==> flow/design.v <==
`timescale 1ns / 1ps
module apb_master #(parameter DATA_WIDTH = 32, parameter ADDR_WIDTH = 32) (
		output 					PSEL,
		output 					PENABLE,
		output  [ADDR_WIDTH-1:0] PADDR,
		output  [DATA_WIDTH-1:0]	PWRDATA,
		output  					PWRITE,
		output  [DATA_WIDTH-1:0]	PRDATA_o,
		input  [DATA_WIDTH-1:0]	PRDATA,
		input  [DATA_WIDTH-1:0] data_i,
		input  [ADDR_WIDTH-1:0]	addr_i,
		input 					PCLK,
		input 					PRESETn,
		input 					PREADY,
		input 					evnt_trig_i,
		input 					pwrite_i
);
parameter IDLE = 2'd0;
parameter SETUP = 2'd1;
parameter ACCESS = 2'd2;
reg [1:0]	state, next_state;
always@(posedge PCLK) begin
	if(!PRESETn)
		state <= IDLE ;
	else
		state <= next_state ;
end
always@(*) begin
	case(state)
		IDLE : begin
			if (evnt_trig_i)
				next_state <= SETUP ;
			else 
				next_state <= IDLE;
		end
		SETUP : next_state <= ACCESS;
		ACCESS : begin
			if(PREADY)
				next_state <= IDLE ;
			else 
				next_state <= ACCESS ;
		end
		default : next_state <= IDLE ;
	endcase
end
assign PSEL = PRESETn ? (state != IDLE) : 1'b0;
assign PENABLE = (state == ACCESS) ;
assign PWRITE = pwrite_i;
assign PWRDATA = data_i;
assign PADDR = addr_i;
assign PRDATA_o = PRDATA;
endmodule
`timescale 1ns / 1ps
module APB_slave #( parameter DATA_WIDTH = 32, parameter ADDR_WIDTH = 32)(
    output  reg [DATA_WIDTH-1:0] PRDATA,
    output                       PREADY_o,
    input                    PREADY,
    input   [DATA_WIDTH-1:0] PWRDATA, 
    input   [ADDR_WIDTH-1:0] PADDR,
    input                    PCLK,
    input                    PRESETn,
    input                    PWRITE,
    input                    PENABLE,
    input                    PSEL
    );
    parameter  IDLE   = 2'd0, SETUP = 2'd1, ACCESS =2'd2;
    reg [DATA_WIDTH-1:0]    APB_MEM [ADDR_WIDTH-1:0];
    reg [1:0] prsnt_state , next_state ;
    always@(posedge PCLK , negedge PRESETn) begin   
        if(!PRESETn)
            prsnt_state <= IDLE ;
        else 
            prsnt_state <= next_state ;
    end
   always@(* ) begin
        next_state <= prsnt_state;
        case (prsnt_state)
            IDLE : begin
                if(PSEL )
                    next_state <= SETUP;        
                else 
                    next_state <= IDLE;
            end
            SETUP : begin
                if(PENABLE)
                    next_state <= ACCESS;
                else 
                    next_state <= IDLE;
            end
            ACCESS : begin
                if(PREADY) begin
                    if(!PSEL) 
                        next_state <= IDLE ;
                    else
                        next_state <= SETUP ;
                end
                else 
                    next_state <= ACCESS;
            end
            default : next_state <= IDLE;
        endcase
   end
   always@(*) begin
         if(!PRESETn)
            PRDATA = 32'd0;
         else begin
            if((next_state == ACCESS) && !PWRITE && (PADDR < ADDR_WIDTH))
                PRDATA = APB_MEM[PADDR];
            else 
                PRDATA = 32'd0;    
         end
   end
   always@(posedge PCLK) begin
         if((next_state == ACCESS) && PWRITE && (PADDR < ADDR_WIDTH))
            APB_MEM[PADDR] <= PWRDATA ;
   end
   assign PREADY_o = PREADY ;
endmodule
`timescale 1ns / 1ps
module apb_top #(parameter DATA_WIDTH = 32 , parameter ADDR_WIDTH = 32) (
		output [DATA_WIDTH-1:0]	PRDATA_o,
		input 					PCLK_i,
		input 					PRESETn_i,
		input [DATA_WIDTH-1:0]	PWRDATA_i,
		input [ADDR_WIDTH-1:0]	PADDR_i,
		input 					PWRITE_i,
		input 					PREADY_i,
		input 					EVENT_i
);
	wire [DATA_WIDTH-1:0]	p_rd_intr, pwrdata_intr, paddr_intr;
	wire 					p_ready_intr, psel_intr, pena_intr, pwrite_intr;				
	apb_master  #(.DATA_WIDTH(DATA_WIDTH), .ADDR_WIDTH(ADDR_WIDTH))  master_inst(
		.PCLK(PCLK_i),
		.PRESETn(PRESETn_i),
		.evnt_trig_i(EVENT_i),
		.data_i(PWRDATA_i),
		.addr_i(PADDR_i),
		.pwrite_i(PWRITE_i),
		.PRDATA(p_rd_intr),
		.PREADY(p_ready_intr),
		.PSEL(psel_intr),
		.PENABLE(pena_intr),
		.PADDR(paddr_intr),
		.PWRDATA(pwrdata_intr),
		.PWRITE(pwrite_intr),
		.PRDATA_o(PRDATA_o)
	);
	APB_slave #(.DATA_WIDTH(DATA_WIDTH), .ADDR_WIDTH(ADDR_WIDTH)) slave_inst(
		.PREADY(PREADY_i),
		.PWRDATA(pwrdata_intr), 
		.PADDR(paddr_intr),
		.PCLK(PCLK_i),
		.PRESETn(PRESETn_i),
		.PWRITE(pwrite_intr),
		.PENABLE(pena_intr),
		.PSEL(psel_intr),
		.PRDATA(p_rd_intr),
		.PREADY_o(p_ready_intr)
	);
endmodule
# [Reports on apb_top]
# Tool output for the design above before and after an edit, in the order of the flow.
# Lines under "before" count in the file above, lines under "after" in the edited file.
# "delta": "after" minus "before" as printed here.
# The mark - stands for no value.
[setup] top_module="apb_top" clock="PCLK_i" cell_library="sky130hd" corner="tt_025C_1v80"

# [The edit]
# Unified diff, file above to edited file.
# A script made this edit. It changes what the design does and was not meant as an optimisation.
# begin of diff
@@ -35,10 +35,4 @@
 		end
 		SETUP : next_state <= ACCESS;
-		ACCESS : begin
-			if(PREADY)
-				next_state <= IDLE ;
-			else 
-				next_state <= ACCESS ;
-		end
 		default : next_state <= IDLE ;
 	endcase
# end of diff

# [After elaboration]
# Yosys after proc, flatten, opt, wreduce and memory -nomap, before mapping. Enables and synchronous resets that opt folds into registers are not counted as muxes. Memory bits, and registers merged into a memory's read port (data or address), are not among the register bits. Print and check cells are not counted. Equal cells are merged and count once.
# Yosys's memory passes give these memory sizes; they may raise the number of words (mostly to a power of two), join words into wider ones and drop unused or constant bits.
[op_classes] element="n_eq" before=5 after=5 delta=0
[op_classes] element="n_cmp" before=1 after=1 delta=0
[op_classes] element="muxes" before=13 after=12 delta=-1
[op_classes] element="reduce_logical" before=8 after=8 delta=0
[ops] operator="2-bit 2-to-1 mux" before=3 after=2 delta=-1
[ops] operator="2-bit case mux with 3-bit select" before=2 after=1 delta=-1
[ops] operator="2-bit case mux with 2-bit select" before=0 after=1 delta=1
[ops] operator="1-bit logical AND" before=4 after=4 delta=0
[ops] operator="1-bit 2-to-1 mux" before=4 after=4 delta=0
[ops] operator="2-bit equality test with constant B" before=3 after=3 delta=0
[ops] operator="32-bit 2-to-1 mux" before=3 after=3 delta=0
[ops] operator="2-bit by 1-bit equality test with 1-bit output with constant B" before=2 after=2 delta=0
[ops] operator="2-bit zero test" before=2 after=2 delta=0
[ops] operator="1-bit zero test" before=1 after=1 delta=0
[ops] operator="32-bit by 6-bit less-than comparator with 1-bit output with constant B" before=1 after=1 delta=0
[ops] operator="5-bit 2-to-1 mux" before=1 after=1 delta=0
[ops] operator="2-bit nonzero test" before=1 after=1 delta=0
[bits] element="ff_bits" before=4 after=4 delta=0
[bits] element="mem_count" before=1 after=1 delta=0
[bits] element="input_bits" before=69 after=69 delta=0
[bits] element="word_cells" before=30 after=29 delta=-1
[bits] element="ramBits" before=1024 after=1024 delta=0
[bits] element="output_inout_bits" before=32 after=32 delta=0
[memory_table] element="mem_shapes" before="slave_inst.APB_MEM 32 x 32 bit 1R1W" after="slave_inst.APB_MEM 32 x 32 bit 1R1W"

# [Longest topological paths]
# Yosys ltp: most cells in a row. Word level: on the elaborated netlist, between registers, memories and ports. Mapped: between sequential cells and ports; inverters and the memories' decode and read muxes count.
[depth] element="ltp_word" before=10 after=10 delta=0
[depth] element="ABC_AREA" before="0" after="0"
[depth] element="ltp_mapped" before=9 after=8 delta=-1
[depth] element="depth_no_buf" before=5 after=4 delta=-1

# [Synthesis result]
# Source: synth_stat.txt of the flow (Yosys; design flattened, memories mapped). It holds for the ABC_AREA given above (unset counts as 0); a run with the other value may have another netlist.
[by_type] cell_type="sky130_fd_sc_hd__mux2i_1" before=374 after=263 delta=-111
[by_type] cell_type="sky130_fd_sc_hd__mux4_2" before=67 after=124 delta=57
[by_type] cell_type="sky130_fd_sc_hd__a221oi_1" before=56 after=0 delta=-56
[by_type] cell_type="sky130_fd_sc_hd__a22o_1" before=56 after=0 delta=-56
[by_type] cell_type="sky130_fd_sc_hd__o22ai_1" before=8 after=62 delta=54
[by_type] cell_type="sky130_fd_sc_hd__a22oi_1" before=75 after=128 delta=53
[by_type] cell_type="sky130_fd_sc_hd__nor4_2" before=0 after=34 delta=34
[by_type] cell_type="sky130_fd_sc_hd__nor2_1" before=37 after=5 delta=-32
[by_type] cell_type="sky130_fd_sc_hd__nand4_1" before=2 after=33 delta=31
[by_type] cell_type="sky130_fd_sc_hd__nor4b_2" before=30 after=0 delta=-30
[by_type] cell_type="sky130_fd_sc_hd__nand3_1" before=31 after=3 delta=-28
[by_type] cell_type="sky130_fd_sc_hd__o21ai_0" before=29 after=2 delta=-27
[by_type] cell_type="sky130_fd_sc_hd__buf_2" before=67 after=51 delta=-16
[by_type] cell_type="sky130_fd_sc_hd__clkbuf_1" before=43 after=54 delta=11
[by_type] cell_type="sky130_fd_sc_hd__nand2_1" before=7 after=3 delta=-4
[by_type] cell_type="sky130_fd_sc_hd__and3_1" before=4 after=0 delta=-4
[by_type] cell_type="sky130_fd_sc_hd__nor4_1" before=39 after=36 delta=-3
[by_type] cell_type="sky130_fd_sc_hd__buf_1" before=7 after=4 delta=-3
# The list need not be complete.
[mapped] element="ffs" before=1029 after=1029 delta=0
[mapped] element="n_buf" before=121 after=117 delta=-4
[mapped] element="seq_area_um2" before=30865.9 after=30865.9 delta=0.0
[mapped] element="mapped_area_um2" before=39842.0 after=39491.6 delta=-350.4
[mapped] element="stdcells" before=2010 after=1883 delta=-127
# By module: a second synthesis without flattening, with its own total; a netlist apart from the flattened one above.
[unflattened] element="cells_unflattened" before=1974 after=1971 delta=-3
[unflattened] element="area_unflattened_um2" before=40154.8 after=40147.3 delta=-7.5
# Each row is one instance without its submodules.
[by_module_before] module="APB_slave" n_inst=1 area_um2=39340.2 cells=1868 seq_area_um2=30825.8
[by_module_before] module="apb_master" n_inst=1 area_um2=814.5 cells=106 seq_area_um2=40.0
[by_module_before] module="apb_top" n_inst=1 area_um2=0.0 cells=0 seq_area_um2=0.0
[by_module_after] module="APB_slave" n_inst=1 area_um2=39340.2 cells=1868 seq_area_um2=30825.8
[by_module_after] module="apb_master" n_inst=1 area_um2=807.0 cells=103 seq_area_um2=40.0
[by_module_after] module="apb_top" n_inst=1 area_um2=0.0 cells=0 seq_area_um2=0.0

# [Worst setup path after synthesis]
# Path of least setup slack by OpenSTA after synthesis, without wires, with an ideal clock, recovery checks aside; 20% of the period is set as input and as output delay. Where synthesis merged equal registers, the netlist keeps one of their names.
[synth_timing] element="path_type" before="input-to-reg" after="input-to-reg"
[synth_timing] element="from" before="input PADDR_i[17]" after="input PADDR_i[1]"
[synth_timing] element="to" before="memory slave_inst.APB_MEM[15][0]" after="memory slave_inst.APB_MEM[23][0]"
[synth_timing] element="period_ps" before=6000 after=6000 delta=0
[synth_timing] element="n_path_buf" before=2 after=4 delta=2
[synth_timing] element="driving_pins" before=6 after=6 delta=0
[synth_timing] element="in_delay_ps" before=1200 after=1200 delta=0
[synth_timing] element="delay_ps" before=4801 after=4659 delta=-142
[synth_timing] element="setup_slack_ps" before=-1 after=141 delta=142
[synth_timing] element="required_ps" before=5498 after=5499 delta=1
[synth_timing] element="launch_ps" before=1200 after=1200 delta=0
[synth_timing] element="arrival_time_ps" before=5499 after=5358 delta=-141
[synth_timing] element="setup_ps" before=502 after=501 delta=-1
[synth_timing] element="period_less_setup_slack_ps" before=6001 after=5859 delta=-142
# "delay_ps" is the arrival time less input delay plus setup time.
# "driving_pins" counts driving pins, that of a launching flip-flop among them; a cell with two outputs on the path counts twice.
# "period_less_setup_slack_ps" = period - worst setup slack (recovery checks aside). The figure is calculated, with input and output delays left at 20% of the set period.
# The rows between start and end are the longest chain of elaborated cells between them; the timing report does not say that the signal goes this way. Where chains are equally long, one stands for them.
# Each line given opens the expression or statement behind the cell; cells for indexed reads and writes are added by Yosys, which also makes memories of some case tables.
# before: The path ends at the enable pin of a flip-flop; only ways to that pin are counted.
[synth_between_before] cell_sequence="sky130_fd_sc_hd__nor4_1 sky130_fd_sc_hd__nand2_1 sky130_fd_sc_hd__or4_1 sky130_fd_sc_hd__buf_2 sky130_fd_sc_hd__clkbuf_1 sky130_fd_sc_hd__nor4_1" elab_chain_len=3 cone_cells=4 cone_classes="1 x compare; 2 x mux; 1 x reduce/logical"
[synth_rtl_before] element="start: declaration" line_no=125 rtl="input [ADDR_WIDTH-1:0] PADDR_i,"
[synth_rtl_before] element="32-bit by 6-bit less-than comparator with 1-bit output" line_no=114 rtl="if((next_state == ACCESS) && PWRITE && (PADDR < ADDR_WIDTH))"
[synth_rtl_before] element="1-bit logical AND" line_no=114
[synth_rtl_before] element="5-bit 2-to-1 mux" line_no=114
[synth_rtl_before] element="end: declaration" line_no=67 rtl="reg [DATA_WIDTH-1:0]    APB_MEM [ADDR_WIDTH-1:0];"
# after: The path ends at the enable pin of a flip-flop; only ways to that pin are counted.
[synth_between_after] cell_sequence="sky130_fd_sc_hd__buf_2 sky130_fd_sc_hd__buf_2 sky130_fd_sc_hd__buf_2 sky130_fd_sc_hd__buf_2 sky130_fd_sc_hd__nand3_1 sky130_fd_sc_hd__nor4_1" elab_chain_len=3 cone_cells=4 cone_classes="1 x compare; 2 x mux; 1 x reduce/logical"
[synth_rtl_after] element="start: declaration" line_no=119 rtl="input [ADDR_WIDTH-1:0] PADDR_i,"
[synth_rtl_after] element="32-bit by 6-bit less-than comparator with 1-bit output" line_no=108 rtl="if((next_state == ACCESS) && PWRITE && (PADDR < ADDR_WIDTH))"
[synth_rtl_after] element="1-bit logical AND" line_no=108
[synth_rtl_after] element="5-bit 2-to-1 mux" line_no=108
[synth_rtl_after] element="end: declaration" line_no=61 rtl="reg [DATA_WIDTH-1:0]    APB_MEM [ADDR_WIDTH-1:0];"

# [Worst path after layout]
# From the final timing report of each run of pair 1: the path of least setup slack in the routed layout; clock arrival at registers is part of the times.
# The report prints the path's times to 10 ps; the period is as set.
[layout_timing] element="path_type" before="input-to-output" after="input-to-output"
[layout_timing] element="from" before="input PADDR_i[2]" after="input PADDR_i[17]"
[layout_timing] element="to" before="output PRDATA_o[12]" after="output PRDATA_o[0]"
[layout_timing] element="required_ps" before=4480 after=4480 delta=0
[layout_timing] element="arrival_time_ps" before=4220 after=4390 delta=170
[layout_timing] element="period_ps" before=5600 after=5600 delta=0
[layout_timing] element="setup_slack_ps" before=260 after=90 delta=-170
[layout_timing] element="output_delay_ps" before=1120 after=1120 delta=0
[layout_timing] element="in_delay_ps" before=1120 after=1120 delta=0
[layout_timing] element="n_path_buf" before=5 after=4 delta=-1
[layout_timing] element="launch_ps" before=1120 after=1120 delta=0
[layout_timing] element="driving_pins" before=9 after=8 delta=-1
# The rows between start and end are the longest chain of elaborated cells between them; the timing report does not say that the signal goes this way. Where chains are equally long, one stands for them.
[layout_between_before] cell_sequence="sky130_fd_sc_hd__clkdlybuf4s50_1 sky130_fd_sc_hd__buf_12 sky130_fd_sc_hd__and4b_2 sky130_fd_sc_hd__buf_4 sky130_fd_sc_hd__a221oi_1 sky130_fd_sc_hd__nand3_1 sky130_fd_sc_hd__nor4b_2 sky130_fd_sc_hd__buf_4 sky130_fd_sc_hd__clkdlybuf4s50_1" elab_chain_len=4 cone_cells=5 cone_classes="1 x compare; 2 x mux; 1 x reduce/logical; 1 x memory"
[layout_rtl_before] element="start: declaration" line_no=125 rtl="input [ADDR_WIDTH-1:0] PADDR_i,"
[layout_rtl_before] element="32-bit by 6-bit less-than comparator with 1-bit output" line_no=107 rtl="if((next_state == ACCESS) && !PWRITE && (PADDR < ADDR_WIDTH))"
[layout_rtl_before] element="1-bit logical AND" line_no=107
[layout_rtl_before] element="32-bit 2-to-1 mux" line_no=107
[layout_rtl_before] element="32-bit 2-to-1 mux" line_no=104 rtl="if(!PRESETn)"
[layout_rtl_before] element="end: declaration" line_no=121 rtl="output [DATA_WIDTH-1:0] PRDATA_o,"
[layout_between_after] cell_sequence="sky130_fd_sc_hd__clkdlybuf4s50_1 sky130_fd_sc_hd__nor4_1 sky130_fd_sc_hd__o211ai_1 sky130_fd_sc_hd__or4_2 sky130_fd_sc_hd__buf_12 sky130_fd_sc_hd__a2111oi_2 sky130_fd_sc_hd__buf_4 sky130_fd_sc_hd__clkdlybuf4s50_1" elab_chain_len=4 cone_cells=4 cone_classes="1 x compare; 2 x mux; 1 x reduce/logical"
[layout_rtl_after] element="start: declaration" line_no=119 rtl="input [ADDR_WIDTH-1:0] PADDR_i,"
[layout_rtl_after] element="32-bit by 6-bit less-than comparator with 1-bit output" line_no=101 rtl="if((next_state == ACCESS) && !PWRITE && (PADDR < ADDR_WIDTH))"
[layout_rtl_after] element="1-bit logical AND" line_no=101
[layout_rtl_after] element="32-bit 2-to-1 mux" line_no=101
[layout_rtl_after] element="32-bit 2-to-1 mux" line_no=98 rtl="if(!PRESETn)"
[layout_rtl_after] element="end: declaration" line_no=115 rtl="output [DATA_WIDTH-1:0] PRDATA_o,"

# [Measured runs]
# Runs of the flow (Yosys, OpenROAD) on both versions; the two runs of a pair have the same settings. The constraints put input and output delay at 20% of the set period each and load the outputs with 0.01 pF.
[flow_settings_pair_1] CORE_UTILIZATION=40 period_ns=5.6 CAP_MARGIN=20 CORE_MARGIN=2 SLEW_MARGIN=20
[results_pair_1] element="final_power_mw" before=15.816 after=15.719 delta=-0.097
[results_pair_1] element="achieved_clock_period_ps" before=5342 after=5506 delta=164
[results_pair_1] element="final_die_area_um2" before=102144.0 after=101258.0 delta=-886.0
[results_pair_1] element="synthArea_um2" before=39842.0 after=39491.6 delta=-350.4
[results_pair_1] element="layout_stdcell_area_um2" before=46714.8 after=46012.9 delta=-701.9
[results_pair_1] element="worstSetupSlack_ps" before=258 after=94 delta=-164
[results_pair_1] element="finish.utilization_frac" before=0.474 after=0.469 delta=-0.005
[results_pair_1] element="total_negative_slack_ps" before=0 after=0 delta=0
[results_pair_1] element="timing.hold.ws_ps" before=534 after=497 delta=-37
[flow_settings_pair_2] ABC_AREA=0 CELL_PAD_IN_SITES_DETAIL_PLACEMENT=1 CORE_MARGIN=10 CORE_UTILIZATION=31 CTS_CLUSTER_DIAMETER=307 GPL_ROUTABILITY_DRIVEN=0 PLACE_DENSITY=0.64 SLEW_MARGIN=40 TNS_END_PERCENT=90 period_ns=6.78 CAP_MARGIN=20
[results_pair_2] element="final_power_mw" before=13.007 after=13.007 delta=0.000
[results_pair_2] element="achieved_clock_period_ps" before=6314 after=6154 delta=-160
[results_pair_2] element="final_die_area_um2" before=143262.0 after=142069.0 delta=-1193.0
[results_pair_2] element="synthArea_um2" before=39842.0 after=39491.6 delta=-350.4
[results_pair_2] element="layout_stdcell_area_um2" before=46784.9 after=46145.5 delta=-639.4
[results_pair_2] element="worstSetupSlack_ps" before=466 after=626 delta=160
[results_pair_2] element="finish.utilization_frac" before=0.366 after=0.366 delta=0.000
[results_pair_2] element="total_negative_slack_ps" before=0 after=0 delta=0
[results_pair_2] element="timing.hold.ws_ps" before=549 after=509 delta=-40
# "achieved_clock_period_ps" means the clock period less the worst setup slack. The figure is calculated, with input and output delays left at 20% of the set period.
# By "final_power_mw" is meant OpenSTA's value without simulated activity: inputs other than the clock are taken to toggle once in ten clock periods, and the tool carries that through the logic.
